==> flow/design.v <==
module  cordic_sin_cos
#(    
    parameter PIPELINE  = 16                         
)
(
    input                               clk,
    input                               rst_n,
    input       signed  [31:0]          angle,       
    input                               pre_vaild,
    output  reg signed  [31:0]          sin, 
    output  reg signed  [31:0]          cos,
    output  reg                         post_vaild
); 
wire signed [31:0]  angle_array[15:0];
assign angle_array[0]  = 32'sd2949120;     
assign angle_array[1]  = 32'sd1740992;     
assign angle_array[2]  = 32'sd919872;      
assign angle_array[3]  = 32'sd466944;      
assign angle_array[4]  = 32'sd234368;      
assign angle_array[5]  = 32'sd117312;      
assign angle_array[6]  = 32'sd58688;       
assign angle_array[7]  = 32'sd29312;       
assign angle_array[8]  = 32'sd14656;       
assign angle_array[9]  = 32'sd7360;        
assign angle_array[10] = 32'sd3648;        
assign angle_array[11] = 32'sd1856;	      
assign angle_array[12] = 32'sd896;         
assign angle_array[13] = 32'sd448;         
assign angle_array[14] = 32'sd256;         
assign angle_array[15] = 32'sd128;         
localparam K        = 32'h09b74;	   
reg signed  [31:0]  angle_map;
reg         [1:0]   site;
wire signed [15:0]  angle_t;
assign  angle_t = angle >>> 16;
always@(posedge clk or negedge rst_n)begin 
    if(!rst_n)begin
        angle_map   <=  0;
        site        <=  2'd1;
    end
    else    if((angle_t >= (-16'sd90))&&(angle_t <= 16'sd90))begin
        angle_map   <=  angle;
        site        <=  2'd1;
    end
    else    if(angle_t > 16'sd90 && angle_t <= 16'sd180)begin
        angle_map   <=  32'sd11796480 - angle;                   
        site        <=  2'd2;
    end
    else    begin
        angle_map   <=  -32'sd11796480 - angle;
        site        <=  2'd3;
    end
end   
reg signed 	[31:0] 		x[PIPELINE:0];
reg signed 	[31:0] 		y[PIPELINE:0];
reg signed 	[31:0] 		z[PIPELINE:0];
always@(posedge clk or negedge rst_n)begin
   if(!rst_n)begin
       x[0]    <=  32'sd0;
       y[0]    <=  32'sd0;
       z[0]    <=  32'sd0;
   end
   else    begin
       x[0]    <=   K;
       y[0]    <=   32'sd0;
       z[0]    <=   angle_map;
   end
end
genvar i;
generate
    for(i = 1;i < PIPELINE+1;i = i + 1)begin:cal_xyz
        always@(posedge clk or negedge rst_n)begin
            if(!rst_n)begin
                x[i]    <=  32'sd0;
                y[i]    <=  32'sd0;
                z[i]    <=  32'sd0;
            end
            else    if(z[i-1][31])begin
                x[i]    <=  x[i-1] + (y[i-1] >>> (i-1));
                y[i]    <=  y[i-1] - (x[i-1] >>> (i-1));
                z[i]    <=  z[i-1] + angle_array[i-1];
            end
            else    begin
                x[i]    <=  x[i-1] - (y[i-1] >>> (i-1));
                y[i]    <=  y[i-1] + (x[i-1] >>> (i-1));
                z[i]    <=  z[i-1] - angle_array[i-1];
            end
        end 
    end
endgenerate
reg     [PIPELINE+1:0]      vaild_r;
reg     [2*PIPELINE+1:0]    site_r;
always@(posedge clk or negedge rst_n)begin
    if(!rst_n)
        vaild_r <=  {(PIPELINE+2){1'b0}};
    else
        vaild_r <=  {vaild_r[PIPELINE:0],pre_vaild};
end
always@(posedge clk )begin
    site_r  <=  {site_r[2*PIPELINE-1:0],site};   
end
always@(posedge clk or negedge rst_n)begin
    if(!rst_n)
        post_vaild  <=  0;
    else
        post_vaild  <=  vaild_r[PIPELINE+1];
end
always@(posedge clk or negedge rst_n)begin
    if(!rst_n)begin
        sin <=  0;
        cos <=  0;
    end
    else    if(~vaild_r[PIPELINE+1])begin
        sin <=  0;
        cos <=  0;
    end
    else    begin
        case(site_r[2*PIPELINE+1:2*PIPELINE])
            2'd1:begin
                sin <=  y[PIPELINE];
                cos <=  x[PIPELINE];
            end
            2'd2:begin
                sin <=  y[PIPELINE];
                cos <=  ~x[PIPELINE] + 1;
            end
            2'd3:begin
                sin <=  y[PIPELINE];
                cos <=  ~x[PIPELINE] + 1;
            end      
            default:begin
                sin <=  y[PIPELINE];
                cos <=  x[PIPELINE];
            end
        endcase  
    end
end
endmodule
==> Tool chain data of cordic_sin_cos <==
What the tools print for cordic_sin_cos, step after step.
Lines are those of the file above, counted from 1.
Operators: Yosys type, input widths -> output width; for muxes data width and select width s.
Library cell names are shortened.
{ "inputs": {"top_module": "cordic_sin_cos", "clk_port": "clk", "cell_library": "sky130hd", "corner": "tt_025C_1v80"} }

==> Elaborated design <==
Yosys after proc, flatten, opt, wreduce and memory -nomap, before mapping. Enables and synchronous resets that opt folds into registers are not counted as muxes. Print and check cells are not counted. Equal cells are merged and count once.
{ "bits": {"reg_bits": 1657, "latch_bits": 0, "ram_bits": 0, "romBits": 0, "clocked_rd_ports_x_width": 0, "memories": 0, "input_bits": 35, "out_inout_bits": 65, "elab_cells": 213} }
{ "op_classes": {"n_addsub": 94, "mul": 0, "div_mod_pow": 0, "n_cmp": 4, "n_eq": 2, "shifts": 0, "mux": 53, "logic": 1, "reduce_and_logical": 3} }
{ "ops": {"columns": ["cell", "count"], "rows": [
  ["$mux 32", 51],
  ["$sub 25x32->32 const A", 2],
  ["$add 32x10->32 const B", 2],
  ["$sub 32x10->32 const B", 2],
  ["$add 32x17->32", 2],
  ["$sub 32x17->32", 2],
  ["$add 32x18->32", 2],
  ["$sub 32x18->32", 2],
  ["$add 32x19->32", 2],
  ["$sub 32x19->32", 2],
  ["$add 32x20->32", 2],
  ["$sub 32x20->32", 2],
  ["$add 32x21->32", 2],
  ["$sub 32x21->32", 2],
  ["$add 32x22->32", 2],
  ["$sub 32x22->32", 2],
  ["$add 32x23->32", 2],
  ["$sub 32x23->32", 2],
  ["$add 32x24->32", 2],
  ["$sub 32x24->32", 2],
  ["$add 32x25->32", 2],
  ["$sub 32x25->32", 2],
  ["$add 32x26->32", 2],
  ["$sub 32x26->32", 2],
  ["$add 32x27->32", 2],
  ["$sub 32x27->32", 2],
  ["$add 32x28->32", 2],
  ["$sub 32x28->32", 2]
]} }
Other operator kinds: 46; their cells: 52.

==> Depth <==
Yosys ltp: most cells in a row. Word level: on the elaborated netlist, between registers, memories and ports. Mapped: between sequential cells and ports; inverters and the memories' decode and read muxes count.
{ "logic_depth": {"word_depth": 4, "ABC_AREA": 0, "depth_mapped": 22, "ltp_nobuf": 21} }

==> Synthesis result <==
Yosys stat after the flow's synthesis: flattened, memories mapped to cells. It holds for the ABC_AREA given above (unset counts as 0); a run with the other value may have another netlist.
{ "by_type": {"columns": ["cell_type", "count", "type_area_um2"], "rows": [
  ["dfrtp_1", 1460, 3.65E+04],
  ["ha_1", 1267, 1.59E+04],
  ["xnor2_1", 1157, 1.01E+04],
  ["a21oi_1", 1245, 6.23E+03],
  ["xor2_1", 563, 4.93E+03],
  ["nor2_1", 1120, 4.2E+03],
  ["a21o_1", 489, 3.67E+03],
  ["o21ai_0", 537, 2.69E+03],
  ["nand2_1", 572, 2.15E+03],
  ["inv_1", 508, 1.91E+03],
  ["nor3_1", 364, 1.82E+03],
  ["o21a_1", 182, 1366.31],
  ["o21bai_1", 157, 1178.63],
  ["nor2b_1", 176, 1.1E+03],
  ["nand2b_1", 164, 1.03E+03],
  ["nand3_1", 204, 1.02E+03],
  ["a31oi_1", 144, 900.864],
  ["fa_1", 42, 840.806]
]} }
Other cell types: 75; their cells: 1667.
{ "synth_totals": {"cell_count": 12018, "synth_area_mm2": 0.1098529, "seqArea_mm2": 0.0368754, "ffs": 1477, "buffers": 200} }

==> Path before layout <==
OpenSTA on the mapped netlist: ideal clock, no wires. The path of least setup slack (recovery checks aside). Input and output delay are each 20% of the period. Register names are those of the netlist, which keeps one name where synthesis merged equal registers.
{ "synth_timing": {"path_kind": "input to register", "startpoint": "input angle[22]", "endpoint": "register angle_map[31]", "period_ps": 6000, "in_delay_ps": 1200, "setup_ps": 79, "t_first_pin_ps": 1200, "arrival_ps": 4536, "t_required_ps": 5921, "setup_slack_ps": 1385, "delay_ps": 3415, "path_stages": 19, "path_buffers": 1, "synth_period_reached_ps": 4615} }
"delay_ps" is the arrival time less input delay plus setup time.
"path_stages" counts driving pins, that of a launching flip-flop among them; a cell with two outputs on the path counts twice.
"synth_period_reached_ps" = period - worst setup slack (recovery checks aside). The figure is calculated, with input and output delays left at 20% of the set period.
Between the ends stands the longest chain of elaborated cells between them, by number of cells; it is not shown to be the way that was timed. Of several equally long chains one is given.
A line is the first line of the expression or statement that the cell stems from. Yosys adds cells for indexed reads and writes and turns some case tables into memories.
A register here has more assigning lines than the two given.
{ "synth_via": {"path_cell_list": "inv_1 nor4_1 a31oi_1 o22ai_1 and2_1 clkbuf_1 or2_2 inv_1 ha_1 and3_1 nand4_1 a21boi_1 o21ai_1 a21oi_1 nor3_1 o31ai_1 a21oi_1 o21bai_1 mux2i_1", "elab_chain_cells": 4, "cells_between": 10, "lines_between": 4, "classes_between": "2 x add/sub; 4 x compare; 2 x mux; 2 x reduce/logical"} }
{ "synth_lines": {"columns": ["element", "line", "source"], "rows": [
  ["start, declared", 8, "input       signed  [31:0]          angle,"],
  ["$gt 16x8->1", 45, "else    if(angle_t > 16'sd90 && angle_t <= 16'sd180)begin"],
  ["$logic_and 1x1->1", 45, null],
  ["$mux 32", 45, null],
  ["$mux 32", 41, "else    if((angle_t >= (-16'sd90))&&(angle_t <= 16'sd90))begin"],
  ["end, assigned", 42, "angle_map   <=  angle;"],
  ["end, assigned", 46, "angle_map   <=  32'sd11796480 - angle;"],
  ["end, declared", 32, "reg signed  [31:0]  angle_map;"]
]} }

==> Worst path after layout <==
Path of least setup slack in the final report of entry A (OpenROAD, finished layout, wires in). Where an end is a register, its clock arrival counts in the times.
The report prints the path's times to 10 ps; the period is as set.
{ "layout_timing": {"path_kind": "register to register", "startpoint": "register y[5][8]", "endpoint": "register x[6][30]", "period_ps": 5190, "setup_ps": 80, "t_first_pin_ps": 820, "arrival_ps": 5600, "t_required_ps": 5890, "setup_slack_ps": 300, "path_stages": 17, "path_buffers": 0} }
Between the ends stands the longest chain of elaborated cells between them, by number of cells; it is not shown to be the way that was timed. Of several equally long chains one is given.
A register here has more assigning lines than the two given.
{ "layout_via": {"path_cell_list": "dfrtp_1 or4_1 nor3_2 a21oi_1 xor2_1 ha_1 or4_1 nor3_1 o21ai_0 a221o_1 o2bb2ai_1 o41ai_2 o21ai_1 o41ai_2 o21ai_0 o21ai_0 xnor2_1", "elab_chain_cells": 2, "cells_between": 3, "lines_between": 3, "classes_between": "2 x add/sub; 1 x mux"} }
{ "layout_lines": {"columns": ["element", "line", "source"], "rows": [
  ["start, declared", 55, "reg signed [31:0] y[PIPELINE:0];"],
  ["start, assigned", 80, "y[i]    <=  y[i-1] - (x[i-1] >>> (i-1));"],
  ["start, assigned", 85, "y[i]    <=  y[i-1] + (x[i-1] >>> (i-1));"],
  ["$sub 32x27->32", 84, "x[i]    <=  x[i-1] - (y[i-1] >>> (i-1));"],
  ["$mux 32", 78, "else    if(z[i-1][31])begin"],
  ["end, assigned", 79, "x[i]    <=  x[i-1] + (y[i-1] >>> (i-1));"],
  ["end, assigned", 84, null],
  ["end, declared", 54, "reg signed [31:0] x[PIPELINE:0];"]
]} }

## Implementation results

Stored flow runs of cordic_sin_cos (3 of them; Yosys, OpenROAD, sky130hd). They differ in their settings and are not a sequence. Constraints: input delay and output delay 20% of the set period each, output load 0.01 pF.
"period_reached_ps" is the run's clock period less its worst setup slack. It is reckoned from that one timing run; input and output delays stay at 20% of the period that was set.
"worst_setup_path_time_ps" = time allowed to the worst setup path (clock period - input delay - output delay, where it has them) - its slack; a late launch clock adds to it, a late capture clock takes from it.
"worst_setup_path_time_ps" is known to 10 ps.
[
  {
    "run": "entry A",
    "settings": { "CORE_UTILIZATION": 40, "period_ns": 5.19, "CAP_MARGIN": 20, "CORE_MARGIN": 2, "SLEW_MARGIN": 20 },
    "results": { "fin_util_pct": 44.7, "timing.setup.tns_ps": 0, "period_reached_ps": 4892, "finish.stdcell_area_mm2": 0.122112, "worstSetupSlack_ps": 298, "synthArea_mm2": 0.1098529, "design.die.area_mm2": 0.278842, "worst_setup_path_time_ps": 4890, "worst_path_kind": "register to register" }
  },
  {
    "run": "entry B",
    "settings": { "CAP_MARGIN": 20, "CORE_ASPECT_RATIO": 1.17, "CORE_UTILIZATION": 43, "MAX_ROUTING_LAYER": "met4", "PLACE_DENSITY_LB_ADDON": 0.09, "period_ns": 4.2, "CORE_MARGIN": 2, "SLEW_MARGIN": 20 },
    "results": { "fin_util_pct": 54.4, "timing.setup.tns_ps": -84, "period_reached_ps": 4273, "finish.stdcell_area_mm2": 0.138293, "worstSetupSlack_ps": -73, "synthArea_mm2": 0.1098529, "design.die.area_mm2": 0.259543, "worst_setup_path_time_ps": 4270, "worst_path_kind": "register to register" }
  },
  {
    "run": "entry C",
    "settings": { "ABC_AREA": 1, "CAP_MARGIN": 5, "CORE_ASPECT_RATIO": 1.31, "CORE_UTILIZATION": 29, "CTS_CLUSTER_DIAMETER": 70, "CTS_CLUSTER_SIZE": 94, "GPL_ROUTABILITY_DRIVEN": 0, "GPL_TIMING_DRIVEN": 0, "HOLD_SLACK_MARGIN": -0.07, "MAX_ROUTING_LAYER": "met4", "MIN_ROUTING_LAYER": "met1", "SETUP_SLACK_MARGIN": 1.01, "SLEW_MARGIN": 35, "TNS_END_PERCENT": 10, "period_ns": 7.34, "CORE_MARGIN": 2 },
    "results": { "fin_util_pct": 32.2, "timing.setup.tns_ps": 0, "period_reached_ps": 4963, "finish.stdcell_area_mm2": 0.143744, "worstSetupSlack_ps": 2377, "synthArea_mm2": 0.1296168, "design.die.area_mm2": 0.452365, "worst_setup_path_time_ps": 4960, "worst_path_kind": "register to register" }
  }
]
